==> flow/design.v <==
module DCT_Component (
    input clk,
    input reset,
    input [3:0] address,
    input signed [31:0] writedata,
    input write,
    input read,
    input chipselect,
    output reg signed [31:0] readdata
);
    parameter signed [31:0] c1 = 1420;
    parameter signed [31:0] c2 = 1338;
    parameter signed [31:0] c3 = 1204;
    parameter signed [31:0] c5 = 805;
    parameter signed [31:0] c6 = 554;
    parameter signed [31:0] c7 = 283;
    parameter s1 = 3;
    parameter s2 = 10;
    parameter s3 = 13; 
    reg signed [31:0] data1, data2, data3, data4, data5, data6, data7, data8;
    wire signed [31:0] result1, result2, result3, result4, result5, result6, result7, result8;
    wire signed [31:0] result1_, result2_, result3_, result4_, result5_, result6_, result7_, result8_;
    wire signed [31:0] x0, x1, x2, x3, x4, x5, x6, x7, x8;
    wire signed [31:0] x5_out, x8_out, x7_out;
    DCT_Stage1 stage1(
        .data1(data1), .data2(data2), .data3(data3), .data4(data4),
        .data5(data5), .data6(data6), .data7(data7), .data8(data8),
        .x0(x0), .x1(x1), .x2(x2), .x3(x3), .x5(x5), .x6(x6), .x7(x7), .x8(x8)
    );
    DCT_Stage2 stage2(
        .x8(x8), .x5(x5), .x7(x7), .x6(x6),
        .x4(x4), .x5_out(x5_out), .x8_out(x8_out), .x7_out(x7_out)
    );
    DCT_Stage3 stage3(
        .x4(x4), .x5_out(x5_out),
        .result1(result1), .result5(result5)
    );
    DCT_Stage3Col stage3col(
        .x4(x4), .x5_out(x5_out),
        .result1_(result1_), .result5_(result5_)
    );
    DCT_Stage4 stage4(
        .x0(x0), .x1(x1), .x2(x2), .x3(x3), .x8_out(x8_out), .x7_out(x7_out),
        .result3(result3), .result7(result7), .result8(result8), .result6(result6), .result4(result4), .result2(result2)
    );
    DCT_Stage4Col stage4col(
        .x0(x0), .x1(x1), .x2(x2), .x3(x3), .x8_out(x8_out), .x7_out(x7_out),
        .result3_(result3_), .result7_(result7_), .result8_(result8_), .result6_(result6_), .result4_(result4_), .result2_(result2_)
    );
    always @(posedge clk or posedge reset) begin
        if (reset) begin
            data1 <= 0;
            data2 <= 0;
            data3 <= 0;
            data4 <= 0;
            data5 <= 0;
            data6 <= 0;
            data7 <= 0;
            data8 <= 0;
            readdata <= 0;
        end else begin
            if (write && chipselect) begin
                case (address)
                    4'b0000: data1 <= writedata;
                    4'b0001: data2 <= writedata;
                    4'b0010: data3 <= writedata;
                    4'b0011: data4 <= writedata;
                    4'b0100: data5 <= writedata;
                    4'b0101: data6 <= writedata;
                    4'b0110: data7 <= writedata;
                    4'b0111: data8 <= writedata;
                endcase
            end
            if (read && chipselect) begin
                case (address)
                    4'b0000: readdata <= result1;
                    4'b0001: readdata <= result2;
                    4'b0010: readdata <= result3;
                    4'b0011: readdata <= result4;
                    4'b0100: readdata <= result5;
                    4'b0101: readdata <= result6;
                    4'b0110: readdata <= result7;
                    4'b0111: readdata <= result8;
                    4'b1000: readdata <= result1_;
                    4'b1001: readdata <= result2_;
                    4'b1010: readdata <= result3_;
                    4'b1011: readdata <= result4_;
                    4'b1100: readdata <= result5_;
                    4'b1101: readdata <= result6_;
                    4'b1110: readdata <= result7_;
                    4'b1111: readdata <= result8_;
                endcase
            end
        end
    end
defparam stage4.c1 = c1;
defparam stage4.c2 = c2;
defparam stage4.c3 = c3;
defparam stage4.c5 = c5;
defparam stage4.c6 = c6;
defparam stage4.c7 = c7;
defparam stage4.s1 = s1;
defparam stage4.s2 = s2;
defparam stage4.s3 = s3;
defparam stage4col.c1 = c1;
defparam stage4col.c2 = c2;
defparam stage4col.c3 = c3;
defparam stage4col.c5 = c5;
defparam stage4col.c6 = c6;
defparam stage4col.c7 = c7;
defparam stage4col.s1 = s1;
defparam stage4col.s2 = s2;
defparam stage4col.s3 = s3;
defparam stage3col.s1 = s1;
defparam stage3col.s2 = s2;
defparam stage3col.s3 = s3;
endmodule
module DCT_Stage1(
    input signed [31:0] data1, data2, data3, data4, data5, data6, data7, data8,
    output reg signed [31:0] x0, x1, x2, x3, x5, x6, x7, x8
);
    always @(*) begin
        x8 = data1 + data8;
        x0 = data1 - data8;
        x7 = data2 + data7;
        x1 = data2 - data7;
        x6 = data3 + data6;
        x2 = data3 - data6;
        x5 = data4 + data5;
        x3 = data4 - data5;
    end
endmodule
module DCT_Stage2(
    input signed [31:0] x8, x5, x7, x6,
    output reg signed [31:0] x4, x5_out, x8_out, x7_out
);
    always @(*) begin
        x4 = x8 + x5;
        x8_out = x8 - x5;
        x5_out = x7 + x6;
        x7_out = x7 - x6;
    end
endmodule
module DCT_Stage3(
    input signed [31:0] x4, x5_out,
    output reg signed [31:0] result1, result5
);
    always @(*) begin
        result1 = x4 + x5_out;
        result5 = x4 - x5_out;
    end
endmodule
module DCT_Stage3Col(
    input signed [31:0] x4, x5_out,
    output reg signed [31:0] result1_, result5_
);
    parameter s1 = 3;
    parameter s2 = 10;
    parameter s3 = 13; 
    always @(*) begin
        result1_ = (x4 + x5_out) >>> s1;
        result5_ = (x4 - x5_out) >>> s1;
    end
endmodule
module DCT_Stage4(
    input signed [31:0] x0, x1, x2, x3, x8_out, x7_out,
    output reg signed [31:0] result3, result7, result8, result6, result4, result2
);
    parameter signed [31:0] c1 = 1420;
    parameter signed [31:0] c2 = 1338;
    parameter signed [31:0] c3 = 1204;
    parameter signed [31:0] c5 = 805;
    parameter signed [31:0] c6 = 554;
    parameter signed [31:0] c7 = 283;
    parameter s1 = 3;
    parameter s2 = 10;
    parameter s3 = 13; 
    always @(*) begin
        result3 = (x8_out * c2 + x7_out * c6) >>> s2;
        result7 = (x8_out * c6 - x7_out * c2) >>> s2;
        result8 = (x0 * c7 - x1 * c5 + x2 * c3 - x3 * c1) >>> s2;
        result6 = (x0 * c5 - x1 * c1 + x2 * c7 + x3 * c3) >>> s2;
        result4 = (x0 * c3 - x1 * c7 - x2 * c1 - x3 * c5) >>> s2;
        result2 = (x0 * c1 + x1 * c3 + x2 * c5 + x3 * c7) >>> s2;
    end
endmodule
module DCT_Stage4Col(
    input signed [31:0] x0, x1, x2, x3, x8_out, x7_out,
    output reg signed [31:0] result3_, result7_, result8_, result6_, result4_, result2_
);
    parameter signed [31:0] c1 = 1420;
    parameter signed [31:0] c2 = 1338;
    parameter signed [31:0] c3 = 1204;
    parameter signed [31:0] c5 = 805;
    parameter signed [31:0] c6 = 554;
    parameter signed [31:0] c7 = 283;
    parameter s1 = 3;
    parameter s2 = 10;
    parameter s3 = 13; 
    always @(*) begin
        result3_ = (x8_out * c2 + x7_out * c6) >>> s3;
        result7_ = (x8_out * c6 - x7_out * c2) >>> s3;
        result8_ = (x0 * c7 - x1 * c5 + x2 * c3 - x3 * c1) >>> s3;
        result6_ = (x0 * c5 - x1 * c1 + x2 * c7 + x3 * c3) >>> s3;
        result4_ = (x0 * c3 - x1 * c7 - x2 * c1 - x3 * c5) >>> s3;
        result2_ = (x0 * c1 + x1 * c3 + x2 * c5 + x3 * c7) >>> s3;
    end
endmodule
module DCT_Custom_Instruction(clk,
                              reset,
                              dataa,
                              n,
                              clk_en,
                              start,
							                done,
                              result);
parameter c1 = 1420;
parameter c2 = 1338;
parameter c3 = 1204;
parameter c5 = 805;
parameter c6 = 554;
parameter c7 = 283;
parameter s1 = 3;
parameter s2 = 10;
parameter s3 = 13;   
  input clk;
  input reset;
  input signed [31:0] dataa;  
  input [4:0] n;
  input clk_en;
  input start;
  output done;
  output signed [31:0] result;
  wire [3:0] address;
  wire write;
  wire read;
  reg done_delay;
  assign write = (n<8);
  assign read = (n>7);
 assign address = (n == 1) ? 4'b0001 :
                   (n == 2) ? 4'b0010 :
                   (n == 3) ? 4'b0011 :
                   (n == 4) ? 4'b0100 :
                   (n == 5) ? 4'b0101 :
                   (n == 6) ? 4'b0110 :
                   (n == 7) ? 4'b0111 :
                   (n == 8) ? 4'b0000 :
                   (n == 9) ? 4'b0001 :
                   (n == 10) ? 4'b0010 :
                   (n == 11) ? 4'b0011 :
                   (n == 12) ? 4'b0100 :
                   (n == 13) ? 4'b0101 :
                   (n == 14) ? 4'b0110 :
                   (n == 15) ? 4'b0111 :
                   (n == 16) ? 4'b1000 :
                   (n == 17) ? 4'b1001 :
                   (n == 18) ? 4'b1010 :
                   (n == 19) ? 4'b1011 :
                   (n == 20) ? 4'b1100 :
                   (n == 21) ? 4'b1101 :
                   (n == 22) ? 4'b1110 :
                   (n == 23) ? 4'b1111 : 4'b0000;
  assign done = (n>7)? done_delay : start;
  always @ (posedge clk or posedge reset)
  begin
  if (reset)
		done_delay <= 0;
  else
		done_delay <= start & read;
  end
  DCT_Component wrapper_wiring(.clk(clk),
                               .reset(reset),
                               .address(address),
                               .writedata(dataa),
                               .write(write & start),
                               .read(read),
                               .chipselect(clk_en),
                               .readdata(result));
defparam wrapper_wiring.c1 = c1;
defparam wrapper_wiring.c2 = c2;
defparam wrapper_wiring.c3 = c3;
defparam wrapper_wiring.c5 = c5;
defparam wrapper_wiring.c6 = c6;
defparam wrapper_wiring.c7 = c7;
defparam wrapper_wiring.s1 = s1;
defparam wrapper_wiring.s2 = s2;
defparam wrapper_wiring.s3 = s3;
endmodule
=== Reports on DCT_Custom_Instruction ===
Module DCT_Custom_Instruction before and after one edit of its RTL, step after step.
Lines under "original" count in the file above, lines under "edited" in the edited file.
"change": "edited" minus "original" as printed here.
Operators: Yosys type, input widths -> output width; for muxes data width and select width s.
Library cell names are shortened.
The mark n/a stands for no value.

* Top: DCT_Custom_Instruction
* Clock input: clk
* Cell library: sky130hd
* Library corner: tt_025C_1v80

=== Diff ===
Unified diff, file above to edited file.
The edited RTL no longer does the same as the RTL above: the edit was made by script, with no optimisation intended.

<pre>
@@ -36,8 +36,13 @@
         .result1(result1), .result5(result5)
     );
+    wire signed [31:0] result1__a, result1__b;
+    wire signed [31:0] result5__a, result5__b;
     DCT_Stage3Col stage3col(
         .x4(x4), .x5_out(x5_out),
-        .result1_(result1_), .result5_(result5_)
-    );
+        .result1_(result1__a), .result5_(result5__a)
+    );
+    DCT_Stage3Col stage3col_x (.x4(x4), .x5_out(~x5_out), .result1_(result1__b), .result5_(result5__b));
+    assign result1_ = result1__a ^ result1__b;
+    assign result5_ = result5__a ^ result5__b;
     DCT_Stage4 stage4(
         .x0(x0), .x1(x1), .x2(x2), .x3(x3), .x8_out(x8_out), .x7_out(x7_out),
</pre>

=== Elaborated design ===
Source: Yosys, flattened and elaborated, memories not mapped. Widths are those after wreduce. Registers that Yosys merges into a memory's read port (data or address) are not register bits. Print and check cells do not count. Equal cells are merged and count once.

{| class="wikitable"
|+ Bit counts
! what !! original !! edited !! change
|-
| register bits || 289 || 289 || 0
|-
| latch bits || 0 || 0 || 0
|-
| bits in writable memories || 0 || 0 || 0
|-
| bits in read-only memories || 0 || 0 || 0
|-
| word width x clocked read ports || 0 || 0 || 0
|-
| memories || 0 || 0 || 0
|-
| output and inout bits || 33 || 33 || 0
|}

{| class="wikitable"
|+ Operators by class
! what !! original !! edited !! change
|-
| $add $sub $neg || 28 || 30 || +2
|-
| $mul || 20 || 20 || 0
|-
| divide/modulo/power cells || 0 || 0 || 0
|-
| $lt $le $gt $ge || 2 || 2 || 0
|-
| equality and inequality tests || 38 || 38 || 0
|-
| shift operators || 0 || 0 || 0
|-
| muxes and demuxes || 25 || 25 || 0
|-
| bitwise logic cells || 2 || 5 || +3
|-
| reduce/logical cells || 11 || 11 || 0
|}

{| class="wikitable"
|+ Operator list
! operator !! original !! edited !! change
|-
| $xor 29x29->29 || 0 || 2 || +2
|-
| $add 32x32->32 || 14 || 15 || +1
|-
| $sub 32x32->32 || 14 || 15 || +1
|-
| $not 32->32 || 0 || 1 || +1
|}

Unchanged operator kinds not shown: 23.

=== Longest topological paths ===
Longest topological path by Yosys (ltp), each cell counted once; first at word level (registers and memories cut), then after technology mapping (sequential cells cut; the memories' decode and read muxes count).

{| class="wikitable"
|+ Logic depth
! what !! original !! edited !! change
|-
| word-level depth || 26 || 26 || 0
|-
| ABC_AREA || 0 || 0 || n/a
|-
| mapped depth || 59 || 64 || +5
|-
| gate-level depth less buffers || 58 || 62 || +4
|}

=== After synthesis ===
Yosys stat after the flow's synthesis: flattened, memories mapped to cells. It holds for the ABC_AREA given above (unset counts as 0); a run with the other value may have another netlist.

{| class="wikitable"
|+ Mapped netlist
! what !! original !! edited !! change
|-
| cells in the netlist || 12,636 || 12,917 || +281
|-
| mapped area (sq um) || 117,649.1 || 119,314.4 || +1,665.3
|-
| sequential part of the area (sq um) || 7,231.9 || 7,231.9 || 0.0
|-
| flip-flop cells || 289 || 289 || 0
|-
| buffer cells || 190 || 191 || +1
|}

{| class="wikitable"
|+ Cell types
! cell type !! original !! edited !! change
|-
| a21oi_1 || 597 || 694 || +97
|-
| o21ai_0 || 346 || 412 || +66
|-
| xnor2_1 || 703 || 767 || +64
|-
| nand3_1 || 135 || 96 || -39
|-
| nand4_1 || 25 || 63 || +38
|-
| o21bai_1 || 142 || 170 || +28
|-
| xor2_1 || 229 || 253 || +24
|-
| inv_1 || 3,094 || 3,114 || +20
|-
| and3_1 || 54 || 37 || -17
|-
| a21o_1 || 157 || 172 || +15
|-
| o22ai_1 || 29 || 44 || +15
|-
| a211o_1 || 11 || 26 || +15
|-
| a31oi_1 || 59 || 45 || -14
|-
| nor3_1 || 163 || 150 || -13
|-
| o211ai_1 || 47 || 34 || -13
|-
| xnor3_1 || 21 || 8 || -13
|-
| nand2_1 || 330 || 318 || -12
|-
| o21ai_1 || 10 || 22 || +12
|}

Unchanged cell types not shown: 14.
The list need not be complete.
The figures by module come from a second, unflattened synthesis with its own total; it is not the netlist above.

{| class="wikitable"
|+ Unflattened totals
! what !! original !! edited !! change
|-
| cells (unflattened synthesis) || 22,252 || 22,560 || +308
|-
| area total of the unflattened synthesis (sq um) || 210,379.3 || 213,353.4 || +2,974.1
|}

Each row is one instance without its submodules.

{| class="wikitable"
|+ Modules, original
! module !! instances !! cells !! area (sq um) !! sequential area (sq um)
|-
| DCT_Stage4 || 1 || 8,426 || 84,098.2 || 0.0
|-
| DCT_Stage4Col || 1 || 8,446 || 84,061.9 || 0.0
|-
| DCT_Component || 1 || 1,185 || 14,310.0 || 7,206.9
|-
| DCT_Stage1 || 1 || 2,045 || 13,554.2 || 0.0
|-
| DCT_Stage2 || 1 || 1,046 || 6,907.9 || 0.0
|-
| DCT_Stage3 || 1 || 576 || 3,907.5 || 0.0
|-
| DCT_Stage3Col || 1 || 516 || 3,438.3 || 0.0
|-
| DCT_Custom_Instruction || 1 || 12 || 101.3 || 25.0
|}

{| class="wikitable"
|+ Modules, edited
! module !! instances !! cells !! area (sq um) !! sequential area (sq um)
|-
| DCT_Stage4Col || 1 || 8,466 || 84,129.4 || 0.0
|-
| DCT_Stage4 || 1 || 8,331 || 83,630.2 || 0.0
|-
| DCT_Component || 1 || 1,273 || 15,298.4 || 7,206.9
|-
| DCT_Stage1 || 1 || 1,997 || 13,295.3 || 0.0
|-
| DCT_Stage2 || 1 || 991 || 6,686.4 || 0.0
|-
| DCT_Stage3 || 1 || 563 || 3,786.1 || 0.0
|-
| DCT_Stage3Col || 1 || 516 || 3,438.3 || 0.0
|-
| DCT_Stage3Col || 1 || 411 || 2,987.9 || 0.0
|-
| DCT_Custom_Instruction || 1 || 12 || 101.3 || 25.0
|}

=== Path before layout ===
OpenSTA on the mapped netlist: ideal clock, no wires. The path of least setup slack (recovery checks aside). Input and output delay are each 20% of the period. Register names are those of the netlist, which keeps one name where synthesis merged equal registers.

{| class="wikitable"
|+ Timing after synthesis
! what !! original !! edited !! change
|-
| path type || register to register || register to register || n/a
|-
| start || register wrapper_wiring.data6[1] || register wrapper_wiring.data6[1] || n/a
|-
| end || register wrapper_wiring.readdata[29] || register wrapper_wiring.readdata[18] || n/a
|-
| clock period (ns) || 16.0 || 16.0 || 0.0
|-
| setup time (ns) || 0.124 || 0.135 || +0.011
|-
| arrival time (ns) || 13.082 || 13.517 || +0.435
|-
| required time (ns) || 15.876 || 15.865 || -0.011
|-
| setup slack (ns) || 2.793 || 2.348 || -0.445
|-
| path delay (ns) || 13.206 || 13.652 || +0.446
|-
| driving pins on the path || 55 || 57 || +2
|-
| path buffers || 0 || 0 || 0
|-
| synthesis period reached (ns) || 13.207 || 13.652 || +0.445
|}

"path delay" is the arrival time less input delay plus setup time.
"driving pins on the path" counts driving pins, that of a launching flip-flop among them; a cell with two outputs on the path counts twice.
"synthesis period reached" is the clock period less the worst setup slack; recovery checks do not enter. This is arithmetic on one report: input and output delays are still those of the set period (20% each).
Between the ends stands the longest chain of elaborated cells between them, by number of cells; it is not shown to be the way that was timed. Of several equally long chains one is given.
A line is the first line of the expression or statement that the cell stems from. Yosys adds cells for indexed reads and writes and turns some case tables into memories.
A register here has more assigning lines than the two given.

Between the ends, after synthesis, original:
* Cell sequence: dfrtp_1 -> inv_1 -> ha_1 -> nor2b_1 -> o31a_1 -> o311a_1 -> nor2_1 -> o21bai_1 -> a21oi_1 -> xnor2_1 -> ha_1 -> ha_1 -> inv_1 -> fa_1 -> inv_1 -> fa_1 -> inv_1 -> fa_1 -> (+19 left out) -> inv_1 -> fa_1 -> fa_1 -> xnor2_1 -> xnor2_1 -> xnor2_1 -> xnor2_1 -> xnor2_1 -> xnor3_1 -> xnor3_1 -> xnor3_1 -> xnor2_1 -> xor2_1 -> a221o_1 -> a211o_1 -> nor4_4 -> o211a_1 -> a21oi_1
* Cells in the longest elaborated chain: 5

{| class="wikitable"
|+ Ends and longest elaborated chain, after synthesis, original
! what !! RTL line !! text
|-
| from (decl) || 20 || <nowiki>reg signed [31:0] data1, data2, data3, data4, data5, data6, data7, data8;</nowiki>
|-
| from (assign) || 57 || <nowiki>data6 <= 0;</nowiki>
|-
| from (assign) || 69 || <nowiki>4'b0101: data6 <= writedata;</nowiki>
|-
| $sub 32x32->32 || 128 || <nowiki>x2 = data3 - data6;</nowiki>
|-
| $mul 32x10->30 || 181 || <nowiki>result8 = (x0 * c7 - x1 * c5 + x2 * c3 - x3 * c1) >>> s2;</nowiki>
|-
| $add 32x32->32 || 181 ||
|-
| $sub 32x32->32 || 181 ||
|-
| $pmux 32 s16 || 75 || <nowiki>case (address)</nowiki>
|-
| to (assign) || 76 || <nowiki>4'b0000: readdata <= result1;</nowiki>
|-
| to (assign) || 77 || <nowiki>4'b0001: readdata <= result2;</nowiki>
|-
| to (decl) || 9 || <nowiki>output reg signed [31:0] readdata</nowiki>
|}

Between the ends, after synthesis, edited:
* Cell sequence: dfrtp_1 -> inv_1 -> ha_1 -> nor2b_1 -> o21a_1 -> a311oi_2 -> a21oi_1 -> xor2_1 -> ha_1 -> ha_1 -> fa_1 -> inv_1 -> fa_1 -> inv_1 -> fa_1 -> ha_1 -> a21oi_1 -> o21ai_0 -> (+21 left out) -> xor2_1 -> xnor2_1 -> xnor2_1 -> xnor2_1 -> xnor2_1 -> xnor2_1 -> xnor2_1 -> xnor3_1 -> xnor3_1 -> xnor2_1 -> xnor2_1 -> and3_1 -> a211oi_1 -> o211ai_1 -> a211oi_2 -> nand2_1 -> a2111oi_0 -> o31ai_1
* Cells in the longest elaborated chain: 6

{| class="wikitable"
|+ Ends and longest elaborated chain, after synthesis, edited
! what !! RTL line !! text
|-
| from (decl) || 20 || <nowiki>reg signed [31:0] data1, data2, data3, data4, data5, data6, data7, data8;</nowiki>
|-
| from (assign) || 62 || <nowiki>data6 <= 0;</nowiki>
|-
| from (assign) || 74 || <nowiki>4'b0101: data6 <= writedata;</nowiki>
|-
| $add 32x32->32 || 132 || <nowiki>x6 = data3 + data6;</nowiki>
|-
| $add 32x32->32 || 145 || <nowiki>x5_out = x7 + x6;</nowiki>
|-
| $not 32->32 || 44 || <nowiki>DCT_Stage3Col stage3col_x (.x4(x4), .x5_out(~x5_out), .result1_(result1__b), .result5_(result5__b));</nowiki>
|-
| $sub 32x32->32 || 167 || <nowiki>result5_ = (x4 - x5_out) >>> s1;</nowiki>
|-
| $xor 29x29->29 || 46 || <nowiki>assign result5_ = result5__a ^ result5__b;</nowiki>
|-
| $pmux 32 s16 || 80 || <nowiki>case (address)</nowiki>
|-
| to (assign) || 81 || <nowiki>4'b0000: readdata <= result1;</nowiki>
|-
| to (assign) || 82 || <nowiki>4'b0001: readdata <= result2;</nowiki>
|-
| to (decl) || 9 || <nowiki>output reg signed [31:0] readdata</nowiki>
|}

=== Worst path after layout ===
Path of least setup slack in the final report of each run of pair 1 (OpenROAD, finished layout, wires in). Where an end is a register, its clock arrival counts in the times.

{| class="wikitable"
|+ Timing post-layout
! what !! original !! edited !! change
|-
| path type || register to register || register to register || n/a
|-
| start || register wrapper_wiring.data6[2] || register wrapper_wiring.data6[0] || n/a
|-
| end || register wrapper_wiring.readdata[23] || register wrapper_wiring.readdata[24] || n/a
|-
| clock period (ns) || 16.0 || 16.0 || 0.0
|-
| setup time (ns) || 0.15 || 0.12 || -0.03
|-
| arrival time (ns) || 15.91 || 16.05 || +0.14
|-
| required time (ns) || 16.43 || 16.48 || +0.05
|-
| setup slack (ns) || 0.52 || 0.43 || -0.09
|-
| driving pins on the path || 57 || 61 || +4
|-
| path buffers || 1 || 2 || +1
|}

Between the ends stands the longest chain of elaborated cells between them, by number of cells; it is not shown to be the way that was timed. Of several equally long chains one is given.
A register here has more assigning lines than the two given.

Between the ends, post-layout, original:
* Cell sequence: dfrtp_1 -> inv_1 -> ha_1 -> nor2b_1 -> o31a_1 -> o31a_1 -> a21oi_1 -> nor2b_1 -> o21ai_0 -> a221o_1 -> clkinvlp_4 -> ha_1 -> ha_1 -> inv_1 -> fa_1 -> inv_1 -> fa_1 -> inv_1 -> (+21 left out) -> fa_1 -> fa_1 -> xnor2_1 -> xnor2_1 -> xnor2_1 -> xnor2_1 -> xnor2_2 -> xnor3_1 -> xnor3_1 -> xnor3_1 -> xnor2_1 -> xor2_1 -> a221o_1 -> a211o_1 -> nor4_4 -> buf_4 -> nor3b_1 -> o31ai_1
* Cells in the longest elaborated chain: 5

{| class="wikitable"
|+ Ends and longest elaborated chain, post-layout, original
! what !! RTL line !! text
|-
| from (decl) || 20 || <nowiki>reg signed [31:0] data1, data2, data3, data4, data5, data6, data7, data8;</nowiki>
|-
| from (assign) || 57 || <nowiki>data6 <= 0;</nowiki>
|-
| from (assign) || 69 || <nowiki>4'b0101: data6 <= writedata;</nowiki>
|-
| $sub 32x32->32 || 128 || <nowiki>x2 = data3 - data6;</nowiki>
|-
| $mul 32x10->30 || 181 || <nowiki>result8 = (x0 * c7 - x1 * c5 + x2 * c3 - x3 * c1) >>> s2;</nowiki>
|-
| $add 32x32->32 || 181 ||
|-
| $sub 32x32->32 || 181 ||
|-
| $pmux 32 s16 || 75 || <nowiki>case (address)</nowiki>
|-
| to (assign) || 76 || <nowiki>4'b0000: readdata <= result1;</nowiki>
|-
| to (assign) || 77 || <nowiki>4'b0001: readdata <= result2;</nowiki>
|-
| to (decl) || 9 || <nowiki>output reg signed [31:0] readdata</nowiki>
|}

Between the ends, post-layout, edited:
* Cell sequence: dfrtp_1 -> ha_1 -> fa_1 -> nor2b_1 -> o21ai_0 -> a21oi_1 -> ha_1 -> buf_4 -> ha_1 -> ha_1 -> inv_1 -> fa_1 -> inv_1 -> fa_1 -> ha_1 -> inv_1 -> o21bai_1 -> a21oi_1 -> (+25 left out) -> xor2_1 -> xnor2_1 -> xnor2_1 -> xnor2_1 -> xnor2_1 -> xnor2_1 -> xnor2_1 -> xnor3_1 -> xnor3_1 -> xnor2_2 -> xnor2_1 -> and3_1 -> a211oi_1 -> o211ai_1 -> a211oi_2 -> nand3_4 -> a2111oi_1 -> o21ai_1
* Cells in the longest elaborated chain: 6

{| class="wikitable"
|+ Ends and longest elaborated chain, post-layout, edited
! what !! RTL line !! text
|-
| from (decl) || 20 || <nowiki>reg signed [31:0] data1, data2, data3, data4, data5, data6, data7, data8;</nowiki>
|-
| from (assign) || 62 || <nowiki>data6 <= 0;</nowiki>
|-
| from (assign) || 74 || <nowiki>4'b0101: data6 <= writedata;</nowiki>
|-
| $add 32x32->32 || 132 || <nowiki>x6 = data3 + data6;</nowiki>
|-
| $add 32x32->32 || 145 || <nowiki>x5_out = x7 + x6;</nowiki>
|-
| $not 32->32 || 44 || <nowiki>DCT_Stage3Col stage3col_x (.x4(x4), .x5_out(~x5_out), .result1_(result1__b), .result5_(result5__b));</nowiki>
|-
| $sub 32x32->32 || 167 || <nowiki>result5_ = (x4 - x5_out) >>> s1;</nowiki>
|-
| $xor 29x29->29 || 46 || <nowiki>assign result5_ = result5__a ^ result5__b;</nowiki>
|-
| $pmux 32 s16 || 80 || <nowiki>case (address)</nowiki>
|-
| to (assign) || 81 || <nowiki>4'b0000: readdata <= result1;</nowiki>
|-
| to (assign) || 82 || <nowiki>4'b0001: readdata <= result2;</nowiki>
|-
| to (decl) || 9 || <nowiki>output reg signed [31:0] readdata</nowiki>
|}

=== Measured runs ===
Both versions went through the flow (Yosys, OpenROAD) with the same settings in each pair. Constraints: input delay and output delay 20% of the set period each, output load 0.01 pF.

Settings, pair 1:
* CORE_UTILIZATION: 40
* period_ns: 16.0
* CAP_MARGIN: 20
* CORE_MARGIN: 2
* SLEW_MARGIN: 20

{| class="wikitable"
|+ Results, pair 1
! what !! original !! edited !! change
|-
| cell area after synthesis (sq um) || 117,649.1 || 119,314.4 || +1,665.3
|-
| die outline area (sq um) || 298,476.0 || 302,671.0 || +4,195.0
|-
| standard-cell area after layout (sq um) || 126,585.0 || 128,474.0 || +1,889.0
|-
| post-route utilization (%) || 43.2 || 43.3 || +0.1
|-
| setup slack of the critical path (ns) || 0.523 || 0.434 || -0.089
|}

Settings, pair 2:
* CAP_MARGIN: 15
* CELL_PAD_IN_SITES_DETAIL_PLACEMENT: 2
* CELL_PAD_IN_SITES_GLOBAL_PLACEMENT: 2
* CORE_UTILIZATION: 26
* CTS_CLUSTER_SIZE: 38
* MAX_ROUTING_LAYER: met5
* MIN_ROUTING_LAYER: met2
* PLACE_DENSITY_LB_ADDON: 0.13
* SETUP_SLACK_MARGIN: -0.68
* SLEW_MARGIN: 40
* period_ns: 10.9
* CORE_MARGIN: 2

{| class="wikitable"
|+ Results, pair 2
! what !! original !! edited !! change
|-
| cell area after synthesis (sq um) || 117,649.1 || 119,314.4 || +1,665.3
|-
| die outline area (sq um) || 457,896.0 || 464,333.0 || +6,437.0
|-
| standard-cell area after layout (sq um) || 161,437.0 || 164,889.0 || +3,452.0
|-
| post-route utilization (%) || 35.8 || 36.1 || +0.3
|-
| setup slack of the critical path (ns) || -3.346 || -3.275 || +0.071
|}
